==> flow/design.v <==
module CORDIC_COS_SIN #(
    parameter DATA_WIDTH = 16,
    parameter PHASE_WIDTH = 32,
    parameter STAGE = 16
) (
    input clk,
    input rst,
    input en,
    input mode,      
    input signed [DATA_WIDTH-1:0] x0,
    input signed [DATA_WIDTH-1:0] y0,
    input signed [PHASE_WIDTH-1:0] phase,    
    output valid,
    output [DATA_WIDTH:0] cos,
    output [DATA_WIDTH:0] sin
);
parameter K = 32'd39797;     
parameter [PHASE_WIDTH*STAGE-1:0] atan = {32'd128, 32'd256, 32'd448, 32'd896, 32'd1856, 32'd3648, 32'd7360, 32'd14656, 32'd29312,
                                         32'd58688, 32'd117312, 32'd234368, 32'd466944, 32'd919872, 32'd1740992, 32'd2949120};
integer i, j;
wire [1:0] quadrant;
assign quadrant = phase[PHASE_WIDTH-1:PHASE_WIDTH-2];
reg signed [DATA_WIDTH:0] x_pre;
reg signed [DATA_WIDTH:0] y_pre;
reg signed [PHASE_WIDTH-1:0] z_pre;
reg signed [DATA_WIDTH:0] x [0:STAGE-1];
reg signed [DATA_WIDTH:0] y [0:STAGE-1];
reg signed [PHASE_WIDTH-1:0] z [0:STAGE-1];
reg signed [DATA_WIDTH:0] x_shift [0:STAGE-1]; 
reg signed [DATA_WIDTH:0] y_shift [0:STAGE-1];
reg [STAGE-1:0] sign;
always @(*) begin
    for(i=0; i<STAGE; i=i+1)begin
        x_shift[i] = x[i] >>> i;
        y_shift[i] = y[i] >>> i;
        sign[i] = z[i][PHASE_WIDTH-1];
    end
end
wire [DATA_WIDTH:0] x0_pos, x0_neg;
wire [DATA_WIDTH:0] y0_pos, y0_neg;
assign x0_pos = (x0 == 0) ? 0 : {1'b0, x0};
assign x0_neg = (x0 == 0) ? 0 : {1'b1, (~x0)+16'b1};
assign y0_pos = (y0 == 0) ? 0 : {1'b0, y0};
assign y0_neg = (y0 == 0) ? 0 : {1'b1, (~y0)+16'b1};
always @(posedge clk or posedge rst) begin
    if(rst)begin
        x_pre <= 0;
        y_pre <= 0;
        z_pre <= 0;
    end
    else begin
        if(en)begin
            case (quadrant)
                0:begin
                    x_pre <= x0_pos;
                    y_pre <= y0_pos;
                    z_pre <= phase;
                end
                1:begin
                    x_pre <= y0_neg;
                    y_pre <= x0_pos;
                    z_pre <= {2'b00, phase[29:0]};
                end
                2:begin
                    x_pre <= y0_pos;
                    y_pre <= x0_neg;
                    z_pre <= {2'b11, phase[29:0]};
                end
                3:begin
                    x_pre <= x0_pos;
                    y_pre <= y0_pos;
                    z_pre <= phase;
                end
            endcase
        end
        else begin
            x_pre <= 0;
            y_pre <= 0;
            z_pre <= 0;
        end
    end
end
always @(posedge clk or posedge rst) begin
    if(rst)begin
        for(i=0; i<STAGE; i=i+1)begin
            x[i] <= 0;
            y[i] <= 0;
            z[i] <= 0;
        end
    end
    else begin
        x[0] <= x_pre;
        y[0] <= y_pre;
        z[0] <= z_pre;
        for(i=0; i<STAGE-1; i=i+1)begin    
            x[i+1] <= sign[i] ? x[i]+y_shift[i] : x[i]-y_shift[i];
            y[i+1] <= sign[i] ? y[i]-x_shift[i] : y[i]+x_shift[i];
            z[i+1] <= sign[i] ? z[i]+atan[32*(i+1)-1 -: 32] : z[i]-atan[32*(i+1)-1 -: 32];
        end
    end
end
assign cos = x[STAGE-1];
assign sin = y[STAGE-1];
assign valid = en_dly[STAGE];
reg [4:0] cnt;
always @(posedge clk or posedge rst) begin
    if(rst)begin
        cnt <= 0;
    end
    else begin
        if(cnt == 0)begin
            if(en)begin
                cnt <= cnt + 1;
            end
        end
        else begin
            cnt <= (cnt == 16) ? 0 : cnt+1;
        end
    end
end
reg [STAGE:0] en_dly;
always @(posedge clk or posedge rst) begin
    if(rst)begin
        en_dly <= 0;
    end
    else begin
        en_dly[0] <= en;
        for(i=0; i<STAGE; i=i+1)begin
            en_dly[i+1] <= en_dly[i];
        end
    end
end
endmodule
* From RTL to reports: CORDIC_COS_SIN
What the tools print for CORDIC_COS_SIN, step after step.
Line numbers count from 1 in the design file above.
Operators carry their Yosys type and port widths (W data, S select, Z words).
Library cell names are shortened.
The mark -- stands for no value.
- Top :: CORDIC_COS_SIN
- Clock input :: clk
- Cell library :: sky130hd
- Timing corner :: tt_025C_1v80

* Word level
Counts by Yosys on the flattened word-level netlist (proc, flatten, opt, wreduce). Print and check cells are left out. Cells with the same type and inputs are merged into one.
- Flip-flop bits (word level) :: 1107
- Bits of input ports :: 68
- $add $sub $neg :: 89
- Equal/unequal tests :: 3
- Mux-type cells :: 54
- Bitwise logic cells :: 2
- Reduce/logical cells :: 4
** Operators by type and width (number)
- $mux W17 :: 34
- $mux W32 :: 15
- $pmux W17 S3 :: 2
- $pmux W32 S3 :: 1
- $add A17 B10 Y17 :: 2
- $sub A17 B10 Y17 :: 2
- $add A17 B11 Y17 :: 2
- $sub A17 B11 Y17 :: 2
- $add A17 B12 Y17 :: 2
- $sub A17 B12 Y17 :: 2
- $add A17 B13 Y17 :: 2
- $sub A17 B13 Y17 :: 2
- $add A17 B14 Y17 :: 2
- $sub A17 B14 Y17 :: 2
- $add A17 B15 Y17 :: 2
- $sub A17 B15 Y17 :: 2
- $add A17 B16 Y17 :: 2
- $sub A17 B16 Y17 :: 2
- $sub A17 B17 Y17 :: 2
- $add A17 B3 Y17 :: 2
- $sub A17 B3 Y17 :: 2
- $add A17 B4 Y17 :: 2
- $sub A17 B4 Y17 :: 2
- $add A17 B5 Y17 :: 2
- $sub A17 B5 Y17 :: 2
- $add A17 B6 Y17 :: 2
- $sub A17 B6 Y17 :: 2
- $add A17 B7 Y17 :: 2
Not listed: further kinds 42, cells in them 52.

* Depth
Depth = most cells in a row (Yosys ltp): at word level without a register or memory, in the mapped netlist without a sequential cell, where the memories' decode and read muxes count.
- Depth in word-level cells :: 5
- ABC_AREA :: 1
- Gate-level depth with buffers :: 20
- Depth with buffers taken out :: 20

* After synthesis
Source: synth_stat.txt of the flow (Yosys; design flattened, memories mapped). It holds for the ABC_AREA given above (unset counts as 0); a run with the other value may have another netlist.
** Cell types
- dfrtp_1 :: number 983, area in all 2.46E+04 µm²
- nand2_1 :: number 3044, area in all 1.14E+04 µm²
- ha_1 :: number 882, area in all 1.1E+04 µm²
- inv_1 :: number 1357, area in all 5.09E+03 µm²
- xor2_1 :: number 576, area in all 5.04E+03 µm²
- a21oi_1 :: number 835, area in all 4.18E+03 µm²
- nand3_1 :: number 792, area in all 3.96E+03 µm²
- nor2_1 :: number 1014, area in all 3806.15 µm²
- o21ai_0 :: number 377, area in all 1886.81 µm²
- nand4_1 :: number 163, area in all 1.02E+03 µm²
- xnor2_1 :: number 106, area in all 928.39 µm²
- fa_1 :: number 44, area in all 880.845 µm²
- o21bai_1 :: number 106, area in all 795.763 µm²
- a21o_1 :: number 82, area in all 615.59 µm²
- nor3_1 :: number 103, area in all 515.494 µm²
- nand3b_1 :: number 53, area in all 397.882 µm²
- a31oi_1 :: number 44, area in all 275.264 µm²
- and2_1 :: number 42, area in all 262.752 µm²
Other cell types: 44; their cells: 383.
- Cells in the netlist :: 10986
- Synthesis area :: 79331.1 µm²
- Mapped flip-flops :: 983
- Buffers :: 80

* Path before layout
Path of least setup slack by OpenSTA after synthesis, without wires, with an ideal clock, recovery checks aside; 20% of the period is set as input and as output delay. Where synthesis merged equal registers, the netlist keeps one of their names.
- Kind :: reg2reg
- From :: register z[11][31]
- To :: register x[12][12]
- Clock period :: 5.0 ns
- Library setup time :: 0.124 ns
- Launch time at the first pin :: 0.000 ns
- Arrival time :: 2.877 ns
- Setup slack :: 1.999 ns
- Delay of the path :: 3.001 ns
- Stages on the path :: 13
- Buffers on the path :: 2
- Synthesis period reached :: 3.001 ns
"delay of the path" = arrival - input delay + setup time.
"stages on the path" counts driving pins, that of a launching flip-flop among them; a cell with two outputs on the path counts twice.
"synthesis period reached" is the clock period less the worst setup slack; recovery checks do not enter. This is arithmetic on one report: input and output delays are still those of the set period (20% each).
The rows between start and end are the longest chain of elaborated cells between them; the timing report does not say that the signal goes this way. Where chains are equally long, one stands for them.
Each line given opens the expression or statement behind the cell; cells for indexed reads and writes are added by Yosys, which also makes memories of some case tables.
- Cells stage by stage :: dfrtp_1 buf_2 inv_1 clkbuf_1 o21ai_0 fa_1 nand3_1 nand2_1 nand2_1 nand2_1 nand2_1 nand2_1 xor2_1
- Length of the longest elaborated chain :: 1
- Elaborated cells between the ends (all ways) :: 1
- RTL lines with such cells :: 1
** RTL lines, path after synthesis
- from (decl) :: RTL line 28 : reg signed [PHASE_WIDTH-1:0] z [0:STAGE-1];
- from (assign) :: RTL line 88 : z[i] <= 0;
- from (assign) :: RTL line 98 : z[i+1] <= sign[i] ? z[i]+atan[32*(i+1)-1 -: 32] : z[i]-atan[32*(i+1)-1 -: 32];
- $mux W17 :: RTL line 96 : x[i+1] <= sign[i] ? x[i]+y_shift[i] : x[i]-y_shift[i];
- to (assign) :: RTL line 86 : x[i] <= 0;
- to (assign) :: RTL line 96
- to (decl) :: RTL line 26 : reg signed [DATA_WIDTH:0] x [0:STAGE-1];

* Timing after layout
From the final timing report of job 1: the path of least setup slack in the routed layout; clock arrival at registers is part of the times.
- Kind :: reg2reg
- From :: register x[8][9]
- To :: register y[9][13]
- Clock period :: 2.89 ns
- Library setup time :: 0.10 ns
- Launch time at the first pin :: 0.73 ns
- Arrival time :: 3.24 ns
- Setup slack :: 0.28 ns
- Stages on the path :: 19
- Buffers on the path :: 1
The rows between start and end are the longest chain of elaborated cells between them; the timing report does not say that the signal goes this way. Where chains are equally long, one stands for them.
- Cells stage by stage :: dfrtp_1 inv_2 ha_4 nand2_4 nor4_4 buf_4 nand3_2 ha_1 nand2_1 nand2_2 ha_4 nand2_1 inv_1 a21oi_1 nor2_1 nor2_1 nand2_1 nand2_1 nand2_1
- Length of the longest elaborated chain :: 2
- Elaborated cells between the ends (all ways) :: 3
- RTL lines with such cells :: 1
** RTL lines, path after layout
- from (decl) :: RTL line 26 : reg signed [DATA_WIDTH:0] x [0:STAGE-1];
- from (assign) :: RTL line 86 : x[i] <= 0;
- from (assign) :: RTL line 96 : x[i+1] <= sign[i] ? x[i]+y_shift[i] : x[i]-y_shift[i];
- $add A17 B9 Y17 :: RTL line 97 : y[i+1] <= sign[i] ? y[i]-x_shift[i] : y[i]+x_shift[i];
- $mux W17 :: RTL line 97
- to (assign) :: RTL line 87 : y[i] <= 0;
- to (assign) :: RTL line 97
- to (decl) :: RTL line 27 : reg signed [DATA_WIDTH:0] y [0:STAGE-1];

## Implementation results

Flow measurements of CORDIC_COS_SIN on sky130hd: 3 stored runs with different settings, listed in no order. Input and output delays are each 20% of the period that was set; the output load is 0.01 pF.
"period achieved": clock period set for the run, less the worst setup slack. It is reckoned from that one timing run; input and output delays stay at 20% of the period that was set.
"time on the worst setup path": the worst setup path's part of the clock period (all of it between registers, 20% less for each end at a port) less its slack. A launch clock that arrives late makes it longer, a capture clock that arrives late makes it shorter.

* Job 1
** Files
==> flow/run.sh <==
#!/bin/bash
# the make line also repeats the synthesis and layout settings of config.mk as NAME=value (left out here)
make -C /OpenROAD-flow-scripts/flow DESIGN_CONFIG=/design/flow/config.mk WORK_HOME=/design/flow/orfs CLKGATE_MAP_FILE= finish
==> flow/config.mk <==
export PLATFORM = sky130hd
export DESIGN_NAME = CORDIC_COS_SIN
export DESIGN_NICKNAME = CORDIC_COS_SIN
export VERILOG_FILES = /design/flow/design.v
export SDC_FILE = /design/flow/constraint.sdc
export NUM_CORES = 4
export LEC_CHECK = 0
export ABC_AREA = 1
export CAP_MARGIN = 25
export CELL_PAD_IN_SITES_GLOBAL_PLACEMENT = 1
export CORE_ASPECT_RATIO = 1.42
export CORE_MARGIN = 9
export CORE_UTILIZATION = 40
export SETUP_SLACK_MARGIN = 0.2
export SLEW_MARGIN = 0
export TNS_END_PERCENT = 50
==> flow/constraint.sdc <==
create_clock -name core_clock -period 2.89 [get_ports {clk}]
set_input_delay 0.5780 -clock core_clock [delete_from_list [all_inputs] [get_ports {clk}]]
set_output_delay 0.5780 -clock core_clock [all_outputs]
set_load 0.01 [all_outputs]
** Results
- Area of the synthesized netlist :: 79331.1 µm²
- Area of the die :: 214931.0 µm²
- Std-cell area (final layout) :: 92481.2 µm²
- Utilization in the final report :: 0.469
- Setup slack of the worst path :: 0.283 ns
- Post-route setup TNS :: 0.000 ns
- Period achieved :: 2.607 ns
- Time on the worst setup path :: 2.61 ns
- Worst setup path kind :: reg2reg

* Job 2
** Files
==> flow/run.sh <==
#!/bin/bash
# the make line also repeats the synthesis and layout settings of config.mk as NAME=value (left out here)
make -C /OpenROAD-flow-scripts/flow DESIGN_CONFIG=/design/flow/config.mk WORK_HOME=/design/flow/orfs CLKGATE_MAP_FILE= finish
==> flow/config.mk <==
export PLATFORM = sky130hd
export DESIGN_NAME = CORDIC_COS_SIN
export DESIGN_NICKNAME = CORDIC_COS_SIN
export VERILOG_FILES = /design/flow/design.v
export SDC_FILE = /design/flow/constraint.sdc
export NUM_CORES = 4
export LEC_CHECK = 0
export ABC_AREA = 1
export CAP_MARGIN = 25
export CELL_PAD_IN_SITES_GLOBAL_PLACEMENT = 2
export CORE_ASPECT_RATIO = 1.42
export CORE_MARGIN = 9
export CORE_UTILIZATION = 40
export CTS_CLUSTER_DIAMETER = 345
export SLEW_MARGIN = 0
export TNS_END_PERCENT = 50
==> flow/constraint.sdc <==
create_clock -name core_clock -period 2.89 [get_ports {clk}]
set_input_delay 0.5780 -clock core_clock [delete_from_list [all_inputs] [get_ports {clk}]]
set_output_delay 0.5780 -clock core_clock [all_outputs]
set_load 0.01 [all_outputs]
** Results
- Area of the synthesized netlist :: 79331.1 µm²
- Area of the die :: 214931.0 µm²
- Std-cell area (final layout) :: 90008.8 µm²
- Utilization in the final report :: 0.457
- Setup slack of the worst path :: 0.167 ns
- Post-route setup TNS :: 0.000 ns
- Period achieved :: 2.723 ns
- Time on the worst setup path :: 2.72 ns
- Worst setup path kind :: reg2reg

* Job 3
** Files
==> flow/run.sh <==
#!/bin/bash
# the make line also repeats the synthesis and layout settings of config.mk as NAME=value (left out here)
make -C /OpenROAD-flow-scripts/flow DESIGN_CONFIG=/design/flow/config.mk WORK_HOME=/design/flow/orfs CLKGATE_MAP_FILE= finish
==> flow/config.mk <==
export PLATFORM = sky130hd
export DESIGN_NAME = CORDIC_COS_SIN
export DESIGN_NICKNAME = CORDIC_COS_SIN
export VERILOG_FILES = /design/flow/design.v
export SDC_FILE = /design/flow/constraint.sdc
export NUM_CORES = 4
export LEC_CHECK = 0
export CAP_MARGIN = 20
export CORE_MARGIN = 2
export CORE_UTILIZATION = 40
export SLEW_MARGIN = 20
==> flow/constraint.sdc <==
create_clock -name core_clock -period 4.17 [get_ports {clk}]
set_input_delay 0.8340 -clock core_clock [delete_from_list [all_inputs] [get_ports {clk}]]
set_output_delay 0.8340 -clock core_clock [all_outputs]
set_load 0.01 [all_outputs]
** Results
- Area of the synthesized netlist :: 67911.4 µm²
- Area of the die :: 173089.0 µm²
- Std-cell area (final layout) :: 76357.0 µm²
- Utilization in the final report :: 0.452
- Setup slack of the worst path :: 0.409 ns
- Post-route setup TNS :: 0.000 ns
- Period achieved :: 3.761 ns
- Time on the worst setup path :: 3.76 ns
- Worst setup path kind :: reg2reg
